==> flow/design.v <==
`default_nettype none
`timescale 1ns / 1ps
module register(
    input wire [4:0] R_Addr_A,
    input wire [4:0] R_Addr_B,
    input wire [4:0] W_Addr,
    input wire [31:0] W_Data,
    output wire [31:0] R_Data_A,
    output wire [31:0] R_Data_B,
    input wire CLK,
    input wire RST,
    input wire WE
    );
reg [31:0] r [0:31];
assign R_Data_A = r[R_Addr_A];
assign R_Data_B = r[R_Addr_B];
integer i;
always @ (posedge RST or posedge CLK)
begin
	if (RST) begin
		for (i = 0; i < 32; i = i + 1)
			r[i] <= 0;
	end else begin
		if (WE && W_Addr) r[W_Addr] <= W_Data;
	end
end
endmodule
`default_nettype none
`timescale 1ns / 1ps
module ALU(
    input wire [31:0] A,
    input wire [31:0] B,
    input wire [2:0] ALU_OP,
	input wire RST,
    output reg [31:0] F,
    output reg ZF,
    output reg OF
    );
always @* begin
	if (RST) begin
		F = 0;
		ZF = 0;
		OF = 0;
	end else begin
		case (ALU_OP)
			0: begin F = A & B; OF = 0; end
			1: begin F = A | B; OF = 0; end
			2: begin F = A ^ B; OF = 0; end
			3: begin F = ~(A | B); OF = 0; end
			4: begin {OF, F} = A + B; end
			5: begin {OF, F} = A - B; end
			6: begin F = A < B; OF = 0; end
			7: begin {OF, F} = B << A; end
			default: begin F = 0; OF = 0; end
		endcase
		ZF = F == 0 ? 1: 0;
	end
end
endmodule
`default_nettype none
`timescale 1ns / 1ps
module opt(
    input wire [5:0] OP,
    input wire [5:0] func,
    output reg WE,
    output reg [2:0] ALU_OP
    );
always @* begin
	ALU_OP = 3'b000;
	if (!OP) begin
		WE = 1;
		case (func)
			6'b100000: ALU_OP = 3'b100;
			6'b100010: ALU_OP = 3'b101;
			6'b100100: ALU_OP = 3'b000;
			6'b100101: ALU_OP = 3'b001;
			6'b100110: ALU_OP = 3'b010;
			6'b100111: ALU_OP = 3'b011;
			6'b101011: ALU_OP = 3'b110;
			6'b000100: ALU_OP = 3'b111;
		endcase
	end else begin
		WE = 0;
	end
end
endmodule
`default_nettype none
`timescale 1ns / 1ps
module CPU(
    input wire CLK,
    input wire RST,
	output wire [31:0]ALU_OUT,
	output wire ALU_OF,
	output wire ALU_ZF,
	output wire [31:0] dbg_inst,
	output wire [31:0] dbg_a,
    output wire [31:0] dbg_b,
	output wire [2:0] dbg_op,
	output wire reg_write_enable,
	output wire [31:0]alu_output,
	output wire [5:0] inst_addr,
	input wire [31:0] inst_data
    );
reg [31:0] PC;  
always @(posedge CLK or posedge RST)
begin
	if (RST) PC <= 0;
	else begin
		PC <= PC + 4;
	end
end
reg [31:0]inst_code;
always @(posedge CLK or posedge RST)
begin
	if (RST) inst_code <= 0;
	else inst_code <= inst_data;
end
assign dbg_inst = inst_code;
assign inst_addr = PC[7:2];
wire [5:0]op = inst_code[31:26];
wire [4:0]rs = inst_code[25:21];
wire [4:0]rt = inst_code[20:16];
wire [4:0]rd = inst_code[15:11];
wire [5:0]shamt = inst_code[10:6];
wire [5:0]func = inst_code[5:0];
wire [31:0]alu_input_A, alu_input_B;
register r(
	.R_Addr_A(rs),
	.R_Addr_B(rt),
	.W_Addr(rd),
	.R_Data_A(alu_input_A),
	.R_Data_B(alu_input_B),
	.W_Data(alu_output),
	.CLK(CLK),
	.RST(RST),
	.WE(reg_write_enable)
);
wire [2:0]alu_op;
wire alu_of, alu_zf;
opt o(
	.OP(op),
	.func(func),
	.ALU_OP(alu_op),
	.WE(reg_write_enable)
);
ALU a(
	.ALU_OP(alu_op),
	.A(alu_input_A),
	.B(alu_input_B),
	.F(alu_output),
	.OF(alu_of),
	.ZF(alu_zf),
	.RST(RST)
);
assign ALU_OUT = alu_output;
assign ALU_OF = alu_of;
assign ALU_ZF = alu_zf;
assign dbg_a = alu_input_A;
assign dbg_b = alu_input_B;
assign dbg_op = alu_op;
endmodule
# Tool chain data of CPU
# Each step is given for the RTL above and for the edited RTL.
# Lines under "before" count in the file above, lines under "after" in the edited file.
# "change": "after" minus "before" as printed here. "change_rel_pct": 100 x difference / "before".
# Operators: Yosys type, input widths -> output width; for muxes data width and select width s.
# Cell names lack the library's common part.
# The mark -- stands for no value.
[setup]
top_module = "CPU"
clock_port = "CLK"
cell_library = "sky130hd"
corner = "tt_025C_1v80"

# The edit
# Unified diff, file above to edited file.
# The edit is scripted: it alters the design's behaviour and was not made to optimise anything.
# begin of diff
@@ -99,7 +99,11 @@
 	output wire reg_write_enable,
 	output wire [31:0]alu_output,
-	output wire [5:0] inst_addr,
+	output wire [5:0] inst_addr_ext,
 	input wire [31:0] inst_data
     );
+wire [5:0] inst_addr;
+reg [5:0] inst_addr_dly;
+always @(posedge CLK) inst_addr_dly <= inst_addr;
+assign inst_addr_ext = inst_addr_dly;
 reg [31:0] PC;  
 always @(posedge CLK or posedge RST)
# end of diff

# Word level
# Yosys after proc, flatten, opt, wreduce and memory -nomap, before mapping. Print and check cells are not counted. Equal cells are merged and count once.
[op_classes]
columns = ["element", "before", "after", "change", "change_rel_pct"]
rows = [
  ["mux", 12, 12, 0, 0.00],
  ["shifts", 1, 1, 0, 0.00],
  ["addsub", 3, 3, 0, 0.00],
  ["reduce_and_logical", 40, 40, 0, 0.00],
  ["n_logic", 4, 4, 0, 0.00],
  ["cmp", 1, 1, 0, 0.00],
  ["equal", 107, 107, 0, 0.00],
]
# Unchanged operator kinds not shown: 33.
[bits]
columns = ["element", "before", "after", "change", "change_rel_pct"]
rows = [
  ["inputBits", 34, 34, 0, 0.00],
  ["ff_bits", 1088, 1094, 6, 0.55],
  ["out_inout_bits", 172, 172, 0, 0.00],
  ["wordCells", 202, 203, 1, 0.50],
]

# Longest topological paths
# Yosys ltp: most cells in a row. Word level: on the elaborated netlist, between registers, memories and ports. Mapped: between sequential cells and ports; inverters and the memories' decode and read muxes count.
[depth]
columns = ["element", "before", "after", "change", "change_rel_pct"]
rows = [
  ["depth_word", 9, 9, 0, 0.00],
  ["ABC_AREA", "0", "0", "--", "--"],
  ["mapped_depth", 32, 29, -3, -9.38],
  ["depth_no_buf", 24, 22, -2, -8.33],
]

# After synthesis
# The flow's flattened synthesis, as Yosys stat reports it; memories are mapped. The netlist is that of the ABC_AREA named above (0 if unset); the other value can give another one.
[synth_totals]
columns = ["element", "before", "after", "change", "change_rel_pct"]
rows = [
  ["seq_area_um2", 26575.5, 26695.6, 120.1, 0.45],
  ["buf_cells", 749, 789, 40, 5.34],
  ["stdcells", 7123, 7423, 300, 4.21],
  ["yosys_area_um2", 60102.6, 62842.8, 2740.2, 4.56],
  ["flip_flops", 1062, 1068, 6, 0.56],
]
[by_type]
columns = ["cell_type", "before", "after", "change", "change_rel_pct"]
rows = [
  ["a22oi_1", 339, 163, -176, -51.92],
  ["and3_1", 308, 438, 130, 42.21],
  ["o21ai_0", 891, 779, -112, -12.57],
  ["nand2_1", 1180, 1070, -110, -9.32],
  ["nand3_1", 660, 770, 110, 16.67],
  ["nand4_1", 212, 264, 52, 24.53],
  ["a2111oi_0", 86, 126, 40, 46.51],
  ["mux2_2", 65, 104, 39, 60.00],
  ["a21oi_1", 122, 160, 38, 31.15],
  ["o21ai_1", 114, 150, 36, 31.58],
  ["mux2i_1", 58, 91, 33, 56.90],
  ["o31ai_1", 17, 48, 31, 182.35],
  ["o31ai_2", 0, 28, 28, "--"],
  ["a22o_1", 60, 37, -23, -38.33],
  ["a31oi_1", 40, 19, -21, -52.50],
  ["nor2_1", 219, 239, 20, 9.13],
  ["buf_6", 5, 25, 20, 400.00],
  ["buf_4", 38, 57, 19, 50.00],
]
# Unchanged cell types not shown: 13.
# The list need not be complete.
# The figures by module come from a second, unflattened synthesis with its own total; it is not the netlist above.
[hier_totals]
columns = ["element", "before", "after", "change", "change_rel_pct"]
rows = [
  ["cells_unflattened", 5685, 5691, 6, 0.11],
  ["area_unflattened_um2", 60952.2, 61072.3, 120.1, 0.20],
]
# Each row is one instance without its submodules.
[by_module_before]
columns = ["mod", "mod_seq_area_um2", "n_cells", "instances", "mod_area_um2"]
rows = [
  ["register", 25624.6, 4385, 1, 51440.6],
  ["ALU", 0.0, 1199, 1, 8111.5],
  ["CPU", 950.9, 81, 1, 1267.5],
  ["opt", 0.0, 20, 1, 132.6],
]
[by_module_after]
columns = ["mod", "mod_seq_area_um2", "n_cells", "instances", "mod_area_um2"]
rows = [
  ["register", 25624.6, 4385, 1, 51440.6],
  ["ALU", 0.0, 1199, 1, 8111.5],
  ["CPU", 1071.0, 87, 1, 1387.6],
  ["opt", 0.0, 20, 1, 132.6],
]

# Path before layout
# Source: OpenSTA report_checks on the synthesized netlist (no wires, ideal clock, input and output delay 20% of the period each), path of least setup slack; recovery checks are left aside. Register names are those of the netlist, which keeps one name where synthesis merged equal registers.
[synth_timing]
columns = ["element", "before", "after", "change", "change_rel_pct"]
rows = [
  ["path_kind", "input -> output", "input -> output", "--", "--"],
  ["startpoint", "in RST", "in RST", "--", "--"],
  ["endpoint", "out alu_output[27]", "out alu_output[13]", "--", "--"],
  ["arrival_ns", 37.747, 37.617, -0.130, -0.34],
  ["delay_ns", 35.347, 35.217, -0.130, -0.37],
  ["slack_ns", -28.147, -28.017, 0.130, "--"],
  ["path_buffers", 4, 4, 0, 0.00],
  ["out_delay_ns", 2.400, 2.400, 0.000, 0.00],
  ["tclk_ns", 12.0, 12.0, 0.0, 0.00],
  ["driving_pins", 6, 7, 1, 16.67],
  ["input_delay_ns", 2.400, 2.400, 0.000, 0.00],
  ["launch_ns", 2.400, 2.400, 0.000, 0.00],
  ["required_ns", 9.600, 9.600, 0.000, 0.00],
  ["synth_period_reached_ns", 40.147, 40.017, -0.130, -0.32],
]
# "delay_ns" = arrival - input delay + setup time.
# At an output port there is no setup time.
# "driving_pins" counts driving pins, that of a launching flip-flop among them; a cell with two outputs on the path counts twice.
# "synth_period_reached_ns" = period - worst setup slack (recovery checks aside). The figure is calculated, with input and output delays left at 20% of the set period.
# The rows between start and end are the longest chain of elaborated cells between them; the timing report does not say that the signal goes this way. Where chains are equally long, one stands for them.
# A line is the first line of the expression or statement that the cell stems from. Yosys adds cells for indexed reads and writes and turns some case tables into memories.
[synth_between_before]
path_cell_list = "inv_1 -> buf_2 -> buf_1 -> and2_4 -> buf_6 -> buf_4"
elab_chain_len = 2
cone_cells = 2
cone_lines = 1
classes_between = "mux (2)"
[synth_lines_before]
columns = ["element", "line_no", "rtl"]
rows = [
  ["start: declaration", 91, "input wire RST,"],
  ["$mux 32 x2", 40, "if (RST) begin"],
  ["end: declaration", 100, "output wire [31:0]alu_output,"],
]
# Some nets on the timed path still bear RTL names; the line given drives or declares the net.
[synth_nets_before]
columns = ["net", "line_no"]
rows = [
  ["ALU_OUT[27]", 40],
]
[synth_between_after]
path_cell_list = "inv_1 -> clkbuf_1 -> buf_1 -> nand2_1 -> clkbuf_1 -> inv_1 -> buf_4"
elab_chain_len = 2
cone_cells = 2
cone_lines = 1
classes_between = "mux (2)"
[synth_lines_after]
columns = ["element", "line_no", "rtl"]
rows = [
  ["start: declaration", 91, "input wire RST,"],
  ["$mux 32 x2", 40, "if (RST) begin"],
  ["end: declaration", 100, "output wire [31:0]alu_output,"],
]
[synth_nets_after]
columns = ["net", "line_no"]
rows = [
  ["ALU_OUT[13]", 40],
]

# Timing after layout
# From the final timing report of the runs of pair A: the path of least setup slack in the routed layout; clock arrival at registers is part of the times.
[layout_timing]
columns = ["element", "before", "after", "change", "change_rel_pct"]
rows = [
  ["path_kind", "register -> output", "register -> output", "--", "--"],
  ["startpoint", "reg inst_code[16]", "reg inst_code[22]", "--", "--"],
  ["endpoint", "out ALU_ZF", "out ALU_OUT[9]", "--", "--"],
  ["driving_pins", 25, 18, -7, -28.00],
  ["out_delay_ns", 2.40, 2.40, 0.00, 0.00],
  ["required_ns", 9.60, 9.60, 0.00, 0.00],
  ["tclk_ns", 12.0, 12.0, 0.0, 0.00],
  ["arrival_ns", 8.93, 9.04, 0.11, 1.23],
  ["slack_ns", 0.67, 0.56, -0.11, "--"],
  ["launch_ns", 0.80, 0.80, 0.00, 0.00],
  ["path_buffers", 2, 5, 3, 150.00],
]
# The rows between start and end are the longest chain of elaborated cells between them; the timing report does not say that the signal goes this way. Where chains are equally long, one stands for them.
[layout_between_before]
path_cell_list = "dfrtp_4 -> nor2_4 -> and2_2 -> buf_4 -> a222oi_1 -> nand3_1 -> o32a_1 -> inv_1 -> ha_1 -> inv_1 -> a2111oi_0 -> o31ai_2 -> nand2_1 -> o31ai_2 -> a21oi_2 -> o311a_1 -> a21oi_1 -> a221oi_1 -> nor2b_1 -> o22a_1 -> a21oi_1 -> o32ai_1 -> nand4b_1 -> nor2_2 -> clkdlybuf4s50_1"
elab_chain_len = 9
cone_cells = 46
classes_between = "add/sub (2); compare (1); eq/ne (31); shift (1); mux (5); logic (4); reduce/logical (2)"
[layout_lines_before]
columns = ["element", "line_no", "rtl"]
rows = [
  ["start: declaration", 112, "reg [31:0]inst_code;"],
  ["start: assignment", 115, "if (RST) inst_code <= 0;"],
  ["start: assignment", 116, "else inst_code <= inst_data;"],
  ["$eq 5x5->1", 16, "assign R_Data_B = r[R_Addr_B];"],
  ["$pmux 32 s32", 16, ""],
  ["$or 32x32->32", 49, "3: begin F = ~(A | B); OF = 0; end"],
  ["$not 32->32", 49, ""],
  ["$pmux 32 s8", 45, "case (ALU_OP)"],
  ["$mux 32", 40, "if (RST) begin"],
  ["$logic_not 32->1", 56, "ZF = F == 0 ? 1: 0;"],
  ["$mux 1", 56, ""],
  ["$mux 1", 40, ""],
  ["end: declaration", 94, "output wire ALU_ZF,"],
]
[layout_between_after]
path_cell_list = "dfrtp_4 -> buf_4 -> nor2_4 -> buf_4 -> buf_4 -> a32oi_1 -> nand4_1 -> nor4_1 -> a21oi_1 -> buf_4 -> nor4_1 -> nand2_1 -> nor4b_4 -> nand2_4 -> o21ai_1 -> nand3_1 -> inv_1 -> clkdlybuf4s50_1"
elab_chain_len = 7
cone_cells = 43
classes_between = "add/sub (2); eq/ne (31); shift (1); mux (4); logic (4); reduce/logical (1)"
[layout_lines_after]
columns = ["element", "line_no", "rtl"]
rows = [
  ["start: declaration", 116, "reg [31:0]inst_code;"],
  ["start: assignment", 119, "if (RST) inst_code <= 0;"],
  ["start: assignment", 120, "else inst_code <= inst_data;"],
  ["$eq 5x5->1", 15, "assign R_Data_A = r[R_Addr_A];"],
  ["$pmux 32 s32", 15, ""],
  ["$or 32x32->32", 49, "3: begin F = ~(A | B); OF = 0; end"],
  ["$not 32->32", 49, ""],
  ["$pmux 32 s8", 45, "case (ALU_OP)"],
  ["$mux 32 x2", 40, "if (RST) begin"],
  ["end: declaration", 92, "output wire [31:0]ALU_OUT,"],
]

# Measured runs
# Both versions went through the flow (Yosys, OpenROAD) with the same settings in each pair. Constraints: input delay and output delay 20% of the set period each, output load 0.01 pF.
[settings_pair_A]
CELL_PAD_IN_SITES_DETAIL_PLACEMENT = 1
CELL_PAD_IN_SITES_GLOBAL_PLACEMENT = 2
CORE_UTILIZATION = 30
GPL_ROUTABILITY_DRIVEN = 1
PLACE_DENSITY = 0.45
SETUP_SLACK_MARGIN = 0.5
period_ns = 12.0
CAP_MARGIN = 20
CORE_MARGIN = 2
SLEW_MARGIN = 20
[results_pair_A]
columns = ["element", "before", "after", "change", "change_rel_pct"]
rows = [
  ["final_die_area_um2", 203938.0, 213153.0, 9215.0, 4.52],
  ["fin_ws_ns", 0.667, 0.556, -0.111, "--"],
  ["finish.stdcell_area_um2", 71492.3, 73629.4, 2137.1, 2.99],
  ["timing.hold.ws_ns", 0.405, 0.390, -0.015, "--"],
  ["setup_tns_ns", 0.000, 0.000, 0.000, "--"],
  ["synth_area_um2", 60102.6, 62842.8, 2740.2, 4.56],
  ["clock_period_reached_ns", 11.333, 11.444, 0.111, 0.98],
  ["utilization_frac", 0.358, 0.352, -0.006, "--"],
  ["power_total_mw", 10.948, 10.956, 0.008, 0.07],
]
[settings_pair_B]
CAP_MARGIN = 5
CELL_PAD_IN_SITES_DETAIL_PLACEMENT = 0
CELL_PAD_IN_SITES_GLOBAL_PLACEMENT = 2
CORE_MARGIN = 9
CORE_UTILIZATION = 43
CTS_CLUSTER_DIAMETER = 165
GPL_ROUTABILITY_DRIVEN = 1
PLACE_DENSITY_LB_ADDON = 0.14
SETUP_SLACK_MARGIN = 0.62
period_ns = 9.01
SLEW_MARGIN = 20
[results_pair_B]
columns = ["element", "before", "after", "change", "change_rel_pct"]
rows = [
  ["final_die_area_um2", 153558.0, 160232.0, 6674.0, 4.35],
  ["fin_ws_ns", 0.083, 0.158, 0.075, "--"],
  ["finish.stdcell_area_um2", 77705.8, 77722.0, 16.2, 0.02],
  ["timing.hold.ws_ns", 0.403, 0.393, -0.010, "--"],
  ["setup_tns_ns", 0.000, 0.000, 0.000, "--"],
  ["synth_area_um2", 60102.6, 62842.8, 2740.2, 4.56],
  ["clock_period_reached_ns", 8.927, 8.852, -0.075, -0.84],
  ["utilization_frac", 0.562, 0.538, -0.024, "--"],
  ["power_total_mw", 14.693, 14.925, 0.232, 1.58],
]
# "clock_period_reached_ns" means the clock period less the worst setup slack. The figure is calculated, with input and output delays left at 20% of the set period.
# "power_total_mw": no workload was simulated; the value follows from the tool's default switching activity.
